==> flow/design.v <==
`default_nettype none
module organ_tone (
    input  logic        clk,
    input  logic        rst,
    input  logic [3:0]  SW,
    output logic        tone,
    output logic [15:0] lcd_freq
);
logic newclock;  
logic reset;  
logic [31:0]d;  
logic [31:0]desiredfreq;  
logic [23:0] LcdDisplay;  
logic [31:0] ScopeInfoB;  
getdesiredfreq getfreq (.clk(clk), .SW(SW[3:1]),.desiredfreq(desiredfreq),
.LcdDisplay(LcdDisplay),.LcdinfoDisplay(lcd_freq),.ScopeInfoB(ScopeInfoB));
counter counter1(.clk(clk), .reset(reset | rst), .Q(d));
clockdiv clockdiv1(.d(d),.desiredfreq(desiredfreq),.clk(clk),.rst(rst),.reset(reset),.newclock(newclock));
mux2 mux (.a(newclock), .b(1'b0),.sel(SW[0]),.out(tone));
endmodule
module counter(input logic clk, input logic reset, output logic [31:0] Q);
always_ff @ (posedge (clk))
begin 
	if (reset)
		begin
		Q<=32'b1;
		end
	else
		Q<=Q+32'b1;
end
endmodule
module clockdiv (input logic [31:0] d,input logic [31:0] desiredfreq,input logic clk, input logic rst, output logic reset, output logic newclock);
always_ff @ (posedge (clk))
begin
	if (rst)
		begin
		newclock<=1'b0;
		reset<=1'b0;
		end
	else if (d==((32'd25000000/(desiredfreq))-32'd1))
		begin
		newclock<=1'b1;
		end
	else if (d>=((32'd50000000/(desiredfreq))-32'b1))
		begin
		newclock<=1'b0;
		reset<=1'b1;
		end
	else
		begin
		newclock<= newclock;
		reset<=1'b0;
		end
end
endmodule
module getdesiredfreq (
input logic clk, 
input logic [2:0] SW,
output logic [31:0] desiredfreq, 
output logic [23:0] LcdDisplay,
output logic [15:0] LcdinfoDisplay,
output logic [31:0] ScopeInfoB);
parameter character_0 =8'h30;
parameter character_1 =8'h31;
parameter character_2 =8'h32;
parameter character_3 =8'h33;
parameter character_4 =8'h34;
parameter character_5 =8'h35;
parameter character_6 =8'h36;
parameter character_7 =8'h37;
parameter character_8 =8'h38;
parameter character_9 =8'h39;
parameter character_A =8'h41;
parameter character_B =8'h42;
parameter character_C =8'h43;
parameter character_D =8'h44;
parameter character_E =8'h45;
parameter character_F =8'h46;
parameter character_G =8'h47;
parameter character_H =8'h48;
parameter character_I =8'h49;
parameter character_J =8'h4A;
parameter character_K =8'h4B;
parameter character_L =8'h4C;
parameter character_M =8'h4D;
parameter character_N =8'h4E;
parameter character_O =8'h4F;
parameter character_P =8'h50;
parameter character_Q =8'h51;
parameter character_R =8'h52;
parameter character_S =8'h53;
parameter character_T =8'h54;
parameter character_U =8'h55;
parameter character_V =8'h56;
parameter character_W =8'h57;
parameter character_X =8'h58;
parameter character_Y =8'h59;
parameter character_Z =8'h5A;
parameter character_lowercase_a= 8'h61;
parameter character_lowercase_b= 8'h62;
parameter character_lowercase_c= 8'h63;
parameter character_lowercase_d= 8'h64;
parameter character_lowercase_e= 8'h65;
parameter character_lowercase_f= 8'h66;
parameter character_lowercase_g= 8'h67;
parameter character_lowercase_h= 8'h68;
parameter character_lowercase_i= 8'h69;
parameter character_lowercase_j= 8'h6A;
parameter character_lowercase_k= 8'h6B;
parameter character_lowercase_l= 8'h6C;
parameter character_lowercase_m= 8'h6D;
parameter character_lowercase_n= 8'h6E;
parameter character_lowercase_o= 8'h6F;
parameter character_lowercase_p= 8'h70;
parameter character_lowercase_q= 8'h71;
parameter character_lowercase_r= 8'h72;
parameter character_lowercase_s= 8'h73;
parameter character_lowercase_t= 8'h74;
parameter character_lowercase_u= 8'h75;
parameter character_lowercase_v= 8'h76;
parameter character_lowercase_w= 8'h77;
parameter character_lowercase_x= 8'h78;
parameter character_lowercase_y= 8'h79;
parameter character_lowercase_z= 8'h7A;
parameter character_colon = 8'h3A;           
parameter character_stop = 8'h2E;            
parameter character_semi_colon = 8'h3B;    
parameter character_minus = 8'h2D;          
parameter character_divide = 8'h2F;          
parameter character_plus = 8'h2B;           
parameter character_comma = 8'h2C;           
parameter character_less_than = 8'h3C;     
parameter character_greater_than = 8'h3E;  
parameter character_equals = 8'h3D;          
parameter character_question = 8'h3F;       
parameter character_dollar = 8'h24;          
parameter character_space=8'h20;            
parameter character_exclaim=8'h21;           
always_comb
	case(SW[2:0])
	3'b000: 
		begin
		desiredfreq=32'd523; 
		LcdDisplay={character_D,character_O,character_space}; 
		LcdinfoDisplay=16'h0523;
		ScopeInfoB={character_S,character_0,character_0,character_0};
		end
	3'b001: 
		begin 
		desiredfreq=32'd587; 
		LcdDisplay={character_R,character_E,character_space}; 
		LcdinfoDisplay=16'h0587;
		ScopeInfoB={character_S,character_0,character_0,character_1};
		end
	3'b010: 
		begin 
		desiredfreq=32'd659; 
		LcdDisplay={character_M, character_E,character_space}; 
		LcdinfoDisplay=16'h0659;
		ScopeInfoB={character_S,character_0,character_1,character_0};
		end
	3'b011: 
		begin 
		desiredfreq=32'd698; 
		LcdDisplay={character_F, character_A,character_space}; 
		LcdinfoDisplay=16'h0698;
		ScopeInfoB={character_S,character_0,character_1,character_1};
		end
	3'b100: 
		begin 
		desiredfreq=32'd783; 
		LcdDisplay={character_S, character_O,character_space}; 
		LcdinfoDisplay=16'h0783;
		ScopeInfoB={character_S,character_1,character_0,character_0};
		end
	3'b101: 
		begin 
		desiredfreq=32'd880; 
		LcdDisplay={character_L, character_A,character_space}; 
		LcdinfoDisplay=16'h0880;
		ScopeInfoB={character_S,character_1,character_0,character_1};
		end
	3'b110: 
		begin 
		desiredfreq=32'd987; 
		LcdDisplay={character_T, character_I,character_space};
		LcdinfoDisplay=16'h0987;
		ScopeInfoB={character_S,character_1,character_1,character_0};
		end
	3'b111: 
		begin 
		desiredfreq=32'd1046; 
		LcdDisplay={character_D, character_O, character_2};
		LcdinfoDisplay=16'h1046;
		ScopeInfoB={character_S,character_1,character_1,character_1};
		end
	default:
		begin 
		desiredfreq=32'd1000; 
		LcdDisplay={character_N, character_O,character_space};		
		LcdinfoDisplay=16'h1000;
		ScopeInfoB={character_S,character_lowercase_z,character_lowercase_z,character_lowercase_z};
		end 
	endcase
endmodule
module mux2 (input logic a, input logic b, input logic sel, output logic out);
assign out=sel?a:b;
endmodule
# [Reports on organ_tone]
# Tool output for the design above, in the order of the flow.
# Line numbers count from 1 in the design file above.
# Not given: -
[setup] top="organ_tone" clock_port="clk" cell_library="sky130hd" lib_corner="tt_025C_1v80"

# [After elaboration]
# Counts by Yosys on the flattened word-level netlist (proc, flatten, opt, wreduce; memories kept). Register bits leave out memories and registers merged into their read ports (data or address). Print and check cells are left out. Cells with the same type and inputs are merged into one.
# Memory sizes are those after Yosys's memory passes, which may raise the word count (mostly to a power of two), join words into wider ones and drop unused or constant bits.
[classes] addsub=3 div_mod_pow=2 cmp=1 n_eq=1 mux=4 n_logic=1 reduce_and_logical=1
[ops] cell="divider 26 x 32 -> 32 bit (first input constant)" count=1
[ops] cell="divider 25 x 32 -> 32 bit (first input constant)" count=1
[ops] cell="subtractor 32 x 1 -> 32 bit (second input constant)" count=2
[ops] cell="adder 32 x 1 -> 32 bit (second input constant)" count=1
[ops] cell="greater-or-equal comparator 32 bit" count=1
[ops] cell="equality test 32 bit" count=1
[ops] cell="two-way mux 1 bit" count=4
[ops] cell="nonzero test 2 bit" count=1
[ops] cell="OR 1 bit" count=1
[bits] reg_bits=34 mem_bits_ro=296 mem_count=1 in_bits=6
[mem_list] name="(name not given)" words=8 width=37 rd=1 write_ports=0 line_no=140 text="case(SW[2:0])"

# [Depth]
# Longest topological path by Yosys (ltp), each cell counted once; first at word level (registers and memories cut), then after technology mapping (sequential cells cut; the memories' decode and read muxes count).
[logic_depth] word_depth=5 ABC_AREA=0 depth_mapped=389 mapped_depth_nobuf=353

# [Netlist]
# The flow's flattened synthesis, as Yosys stat reports it; memories are mapped. The netlist is that of the ABC_AREA named above (0 if unset); the other value can give another one.
[mapped] cell_count=7299 mapped_area_um2=51262.9 seqArea_um2=680.7 flip_flops=34 n_buf=293
[types] cell="sky130_fd_sc_hd__ha_1" count=467
[types] cell="sky130_fd_sc_hd__xnor2_1" count=372
[types] cell="sky130_fd_sc_hd__a21oi_1" count=568
[types] cell="sky130_fd_sc_hd__nor2_1" count=719
[types] cell="sky130_fd_sc_hd__nand2_1" count=634
[types] cell="sky130_fd_sc_hd__o21ai_0" count=425
[types] cell="sky130_fd_sc_hd__xor2_1" count=180
[types] cell="sky130_fd_sc_hd__o21a_1" count=171
[types] cell="sky130_fd_sc_hd__mux2_2" count=112
[types] cell="sky130_fd_sc_hd__a21o_1" count=163
[types] cell="sky130_fd_sc_hd__nor3_1" count=242
[types] cell="sky130_fd_sc_hd__nand3_1" count=225
[types] cell="sky130_fd_sc_hd__mux2i_1" count=103
[types] cell="sky130_fd_sc_hd__a211oi_1" count=118
[types] cell="sky130_fd_sc_hd__nand4_1" count=125
[types] cell="sky130_fd_sc_hd__o211ai_1" count=93
[types] cell="sky130_fd_sc_hd__nand2b_1" count=109
[types] cell="sky130_fd_sc_hd__dfxtp_1" count=34
# Not listed: further types 183, cells in them 2439.
# By module: a second synthesis without flattening, with its own total; a netlist apart from the flattened one above.
[unflattened] hier_cells=9815 area_unflattened_um2=66117.2
# Each row is one instance without its submodules.
[modules] module="clockdiv" n_inst=1 cells=9517 area_um2=63716.1
[modules] module="counter" n_inst=1 cells=168 area_um2=1477.7
[modules] module="getdesiredfreq" n_inst=1 cells=127 area_um2=898.4
[modules] module="mux2" n_inst=1 cells=1 area_um2=15.0
[modules] module="organ_tone" n_inst=1 cells=2 area_um2=10.0

# [Worst setup path after synthesis]
# OpenSTA on the mapped netlist: ideal clock, no wires. The path of least setup slack (recovery checks aside). Input and output delay are each 20% of the period. Register names are those of the netlist, which keeps one name where synthesis merged equal registers.
[synth_path] kind="in2reg" startpoint="input SW[3]" endpoint="register clockdiv1.newclock" clock_period_ns=100.0 in_delay_ns=20.000 setup_ns=0.117 t_first_pin_ns=20.000 t_arrival_ns=88.132 setup_slack_ns=11.751 delay_ns=68.249 stages=345 path_buffers=47 period_less_setup_slack_ns=88.249
# "delay_ns" is the arrival time less input delay plus setup time.
# "stages": output pins that drive a net of the path, with the launching flip-flop's if there is one; two outputs of one cell count as two.
# "period_less_setup_slack_ns" is the clock period less the worst setup slack; recovery checks do not enter. This is arithmetic on one report: input and output delays are still those of the set period (20% each).
# Between the ends stands the longest chain of elaborated cells between them, by number of cells; it is not shown to be the way that was timed. Of several equally long chains one is given.
# A line is the first line of the expression or statement that the cell stems from. Yosys adds cells for indexed reads and writes and turns some case tables into memories.
# The chain passes a memory read, where the word-level depth is cut; so it can be longer than that depth.
# At most two assigning lines are given for a register; there are more.
[synth_between] path_cell_list="sky130_fd_sc_hd__buf_6 sky130_fd_sc_hd__buf_12 sky130_fd_sc_hd__buf_12 sky130_fd_sc_hd__clkbuf_4 sky130_fd_sc_hd__buf_2 sky130_fd_sc_hd__buf_1 sky130_fd_sc_hd__buf_1 sky130_fd_sc_hd__nand2b_1 sky130_fd_sc_hd__ha_1 sky130_fd_sc_hd__inv_1 sky130_fd_sc_hd__o21ba_2 sky130_fd_sc_hd__nor3_1 sky130_fd_sc_hd__ha_1 sky130_fd_sc_hd__o21a_1 sky130_fd_sc_hd__o2bb2ai_1 sky130_fd_sc_hd__nor3_1 sky130_fd_sc_hd__or2_2 sky130_fd_sc_hd__ha_1 [309 not listed] sky130_fd_sc_hd__a21o_1 sky130_fd_sc_hd__a21oi_1 sky130_fd_sc_hd__o2111ai_1 sky130_fd_sc_hd__nor2_1 sky130_fd_sc_hd__o31ai_1 sky130_fd_sc_hd__a2111oi_1 sky130_fd_sc_hd__nand4_1 sky130_fd_sc_hd__inv_1 sky130_fd_sc_hd__ha_1 sky130_fd_sc_hd__nand2_1 sky130_fd_sc_hd__or3_1 sky130_fd_sc_hd__clkbuf_1 sky130_fd_sc_hd__o21ai_0 sky130_fd_sc_hd__a21oi_1 sky130_fd_sc_hd__o311ai_0 sky130_fd_sc_hd__a21oi_1 sky130_fd_sc_hd__a22oi_1 sky130_fd_sc_hd__nor2_1" elab_chain_cells=6 cone_cells=10 cone_lines=3
[synth_lines] element="from (decl)" line_no=5 text="input  logic [3:0]  SW,"
[synth_lines] element="memory (8 x 37 bit)" line_no=140 text="case(SW[2:0])"
[synth_lines] element="divider 26 x 32 -> 32 bit" line_no=44 text="else if (d>=((32'd50000000/(desiredfreq))-32'b1))"
[synth_lines] element="subtractor 32 x 1 -> 32 bit" line_no=44
[synth_lines] element="greater-or-equal comparator 32 bit" line_no=44
[synth_lines] element="two-way mux 1 bit" line_no=44
[synth_lines] element="two-way mux 1 bit" line_no=40 text="else if (d==((32'd25000000/(desiredfreq))-32'd1))"
[synth_lines] element="to (assign)" line_no=42 text="newclock<=1'b1;"
[synth_lines] element="to (assign)" line_no=51 text="newclock<= newclock;"
[synth_lines] element="to (decl)" line_no=32 text="module clockdiv (input logic [31:0] d,input logic [31:0] desiredfreq,input logic clk, input logic rst, output ..."

# [Worst path after layout]
# From the final timing report of run A: the path of least setup slack in the routed layout; clock arrival at registers is part of the times.
[layout_path] kind="in2reg" startpoint="input SW[1]" endpoint="register clockdiv1.reset" clock_period_ns=100.0 in_delay_ns=20.00 setup_ns=0.13 t_first_pin_ns=20.00 t_arrival_ns=96.12 setup_slack_ns=4.03 stages=358 path_buffers=47
# Between the ends stands the longest chain of elaborated cells between them, by number of cells; it is not shown to be the way that was timed. Of several equally long chains one is given.
# The chain passes a memory read, where the word-level depth is cut; so it can be longer than that depth.
# At most two assigning lines are given for a register; there are more.
[layout_between] path_cell_list="sky130_fd_sc_hd__clkdlybuf4s15_2 sky130_fd_sc_hd__ha_1 sky130_fd_sc_hd__buf_6 sky130_fd_sc_hd__mux2_8 sky130_fd_sc_hd__buf_6 sky130_fd_sc_hd__buf_4 sky130_fd_sc_hd__buf_4 sky130_fd_sc_hd__buf_6 sky130_fd_sc_hd__buf_6 sky130_fd_sc_hd__clkbuf_4 sky130_fd_sc_hd__buf_6 sky130_fd_sc_hd__clkbuf_8 sky130_fd_sc_hd__buf_4 sky130_fd_sc_hd__nor3_1 sky130_fd_sc_hd__ha_1 sky130_fd_sc_hd__a311oi_2 sky130_fd_sc_hd__o31ai_4 sky130_fd_sc_hd__and3_1 [322 not listed] sky130_fd_sc_hd__o21ai_0 sky130_fd_sc_hd__nand2b_1 sky130_fd_sc_hd__a21oi_1 sky130_fd_sc_hd__nor2b_1 sky130_fd_sc_hd__o21ai_0 sky130_fd_sc_hd__nand2b_1 sky130_fd_sc_hd__a21oi_1 sky130_fd_sc_hd__nor2b_1 sky130_fd_sc_hd__o21ai_0 sky130_fd_sc_hd__nand2b_1 sky130_fd_sc_hd__a21oi_1 sky130_fd_sc_hd__nor2b_1 sky130_fd_sc_hd__o21ai_0 sky130_fd_sc_hd__nand2b_1 sky130_fd_sc_hd__a21oi_1 sky130_fd_sc_hd__o21ai_0 sky130_fd_sc_hd__a31oi_1 sky130_fd_sc_hd__a311oi_1" elab_chain_cells=5 cone_cells=8 cone_lines=3
[layout_lines] element="from (decl)" line_no=5 text="input  logic [3:0]  SW,"
[layout_lines] element="memory (8 x 37 bit)" line_no=140 text="case(SW[2:0])"
[layout_lines] element="divider 26 x 32 -> 32 bit" line_no=44 text="else if (d>=((32'd50000000/(desiredfreq))-32'b1))"
[layout_lines] element="subtractor 32 x 1 -> 32 bit" line_no=44
[layout_lines] element="greater-or-equal comparator 32 bit" line_no=44
[layout_lines] element="two-way mux 1 bit" line_no=44
[layout_lines] element="to (assign)" line_no=38 text="reset<=1'b0;"
[layout_lines] element="to (assign)" line_no=47 text="reset<=1'b1;"
[layout_lines] element="to (decl)" line_no=32 text="module clockdiv (input logic [31:0] d,input logic [31:0] desiredfreq,input logic clk, input logic rst, output ..."

# 5 stored runs of organ_tone in the flow (synthesis by Yosys, layout by OpenROAD, sky130hd cells), in arbitrary order. Constraints: input delay and output delay 20% of the set period each, output load 0.01 pF.
# "achievedPeriod_ns" is the run's clock period less its worst setup slack. It is reckoned from that one timing run; input and output delays stay at 20% of the period that was set.
# "worst_path_time_ns" = time allowed to the worst setup path (clock period - input delay - output delay, where it has them) - its slack; a late launch clock adds to it, a late capture clock takes from it.
run="run A" settings CORE_UTILIZATION=26 CTS_CLUSTER_SIZE=78 GPL_TIMING_DRIVEN=0 period_ns=100.0 CAP_MARGIN=20 CORE_MARGIN=2 SLEW_MARGIN=20
run="run A" results fin_tns_ns=0.000 final_setup_ws_ns=4.031 achievedPeriod_ns=95.969 design_die_area_um2=200731.0 worst_path_time_ns=75.97 worst_path_kind="in2reg" layout_stdcell_area_um2=56491.7 fin_util_frac=0.289 worst_hold_slack_ns=0.472 synthesis_area_um2=51262.9
run="run B" settings CORE_UTILIZATION=40 period_ns=59.3 CAP_MARGIN=20 CORE_MARGIN=2 SLEW_MARGIN=20
run="run B" results fin_tns_ns=-21.671 final_setup_ws_ns=-10.856 achievedPeriod_ns=70.156 design_die_area_um2=131037.0 worst_path_time_ns=58.30 worst_path_kind="in2reg" layout_stdcell_area_um2=83872.9 fin_util_frac=0.659 worst_hold_slack_ns=0.488 synthesis_area_um2=51262.9
run="run C" settings CORE_UTILIZATION=26 CTS_CLUSTER_SIZE=54 GPL_TIMING_DRIVEN=1 HOLD_SLACK_MARGIN=0.15 PLACE_DENSITY_LB_ADDON=0.01 TNS_END_PERCENT=35 period_ns=100.0 CAP_MARGIN=20 CORE_MARGIN=2 SLEW_MARGIN=20
run="run C" results fin_tns_ns=0.000 final_setup_ws_ns=5.180 achievedPeriod_ns=94.820 design_die_area_um2=200731.0 worst_path_time_ns=74.82 worst_path_kind="in2reg" layout_stdcell_area_um2=54801.3 fin_util_frac=0.28 worst_hold_slack_ns=0.469 synthesis_area_um2=51262.9
run="run D" settings CORE_ASPECT_RATIO=1.84 CORE_UTILIZATION=46 GPL_ROUTABILITY_DRIVEN=1 MAX_ROUTING_LAYER="met5" PLACE_DENSITY=0.57 SETUP_SLACK_MARGIN=5.0 period_ns=88.2 CAP_MARGIN=20 CORE_MARGIN=2 SLEW_MARGIN=20
run="run D" results fin_tns_ns=0.000 final_setup_ws_ns=7.042 achievedPeriod_ns=81.158 design_die_area_um2=114252.0 worst_path_time_ns=63.52 worst_path_kind="in2reg" layout_stdcell_area_um2=58801.4 fin_util_frac=0.53 worst_hold_slack_ns=0.482 synthesis_area_um2=51262.9
run="run E" settings CELL_PAD_IN_SITES_DETAIL_PLACEMENT=2 CORE_MARGIN=3 CORE_UTILIZATION=26 CTS_CLUSTER_SIZE=42 GPL_TIMING_DRIVEN=0 HOLD_SLACK_MARGIN=0.28 PLACE_DENSITY_LB_ADDON=0.22 SETUP_SLACK_MARGIN=5.0 SLEW_MARGIN=30 TNS_END_PERCENT=55 period_ns=100.0 CAP_MARGIN=20
run="run E" results fin_tns_ns=0.000 final_setup_ws_ns=7.813 achievedPeriod_ns=92.187 design_die_area_um2=202527.0 worst_path_time_ns=72.19 worst_path_kind="in2reg" layout_stdcell_area_um2=59084.2 fin_util_frac=0.302 worst_hold_slack_ns=0.484 synthesis_area_um2=51262.9
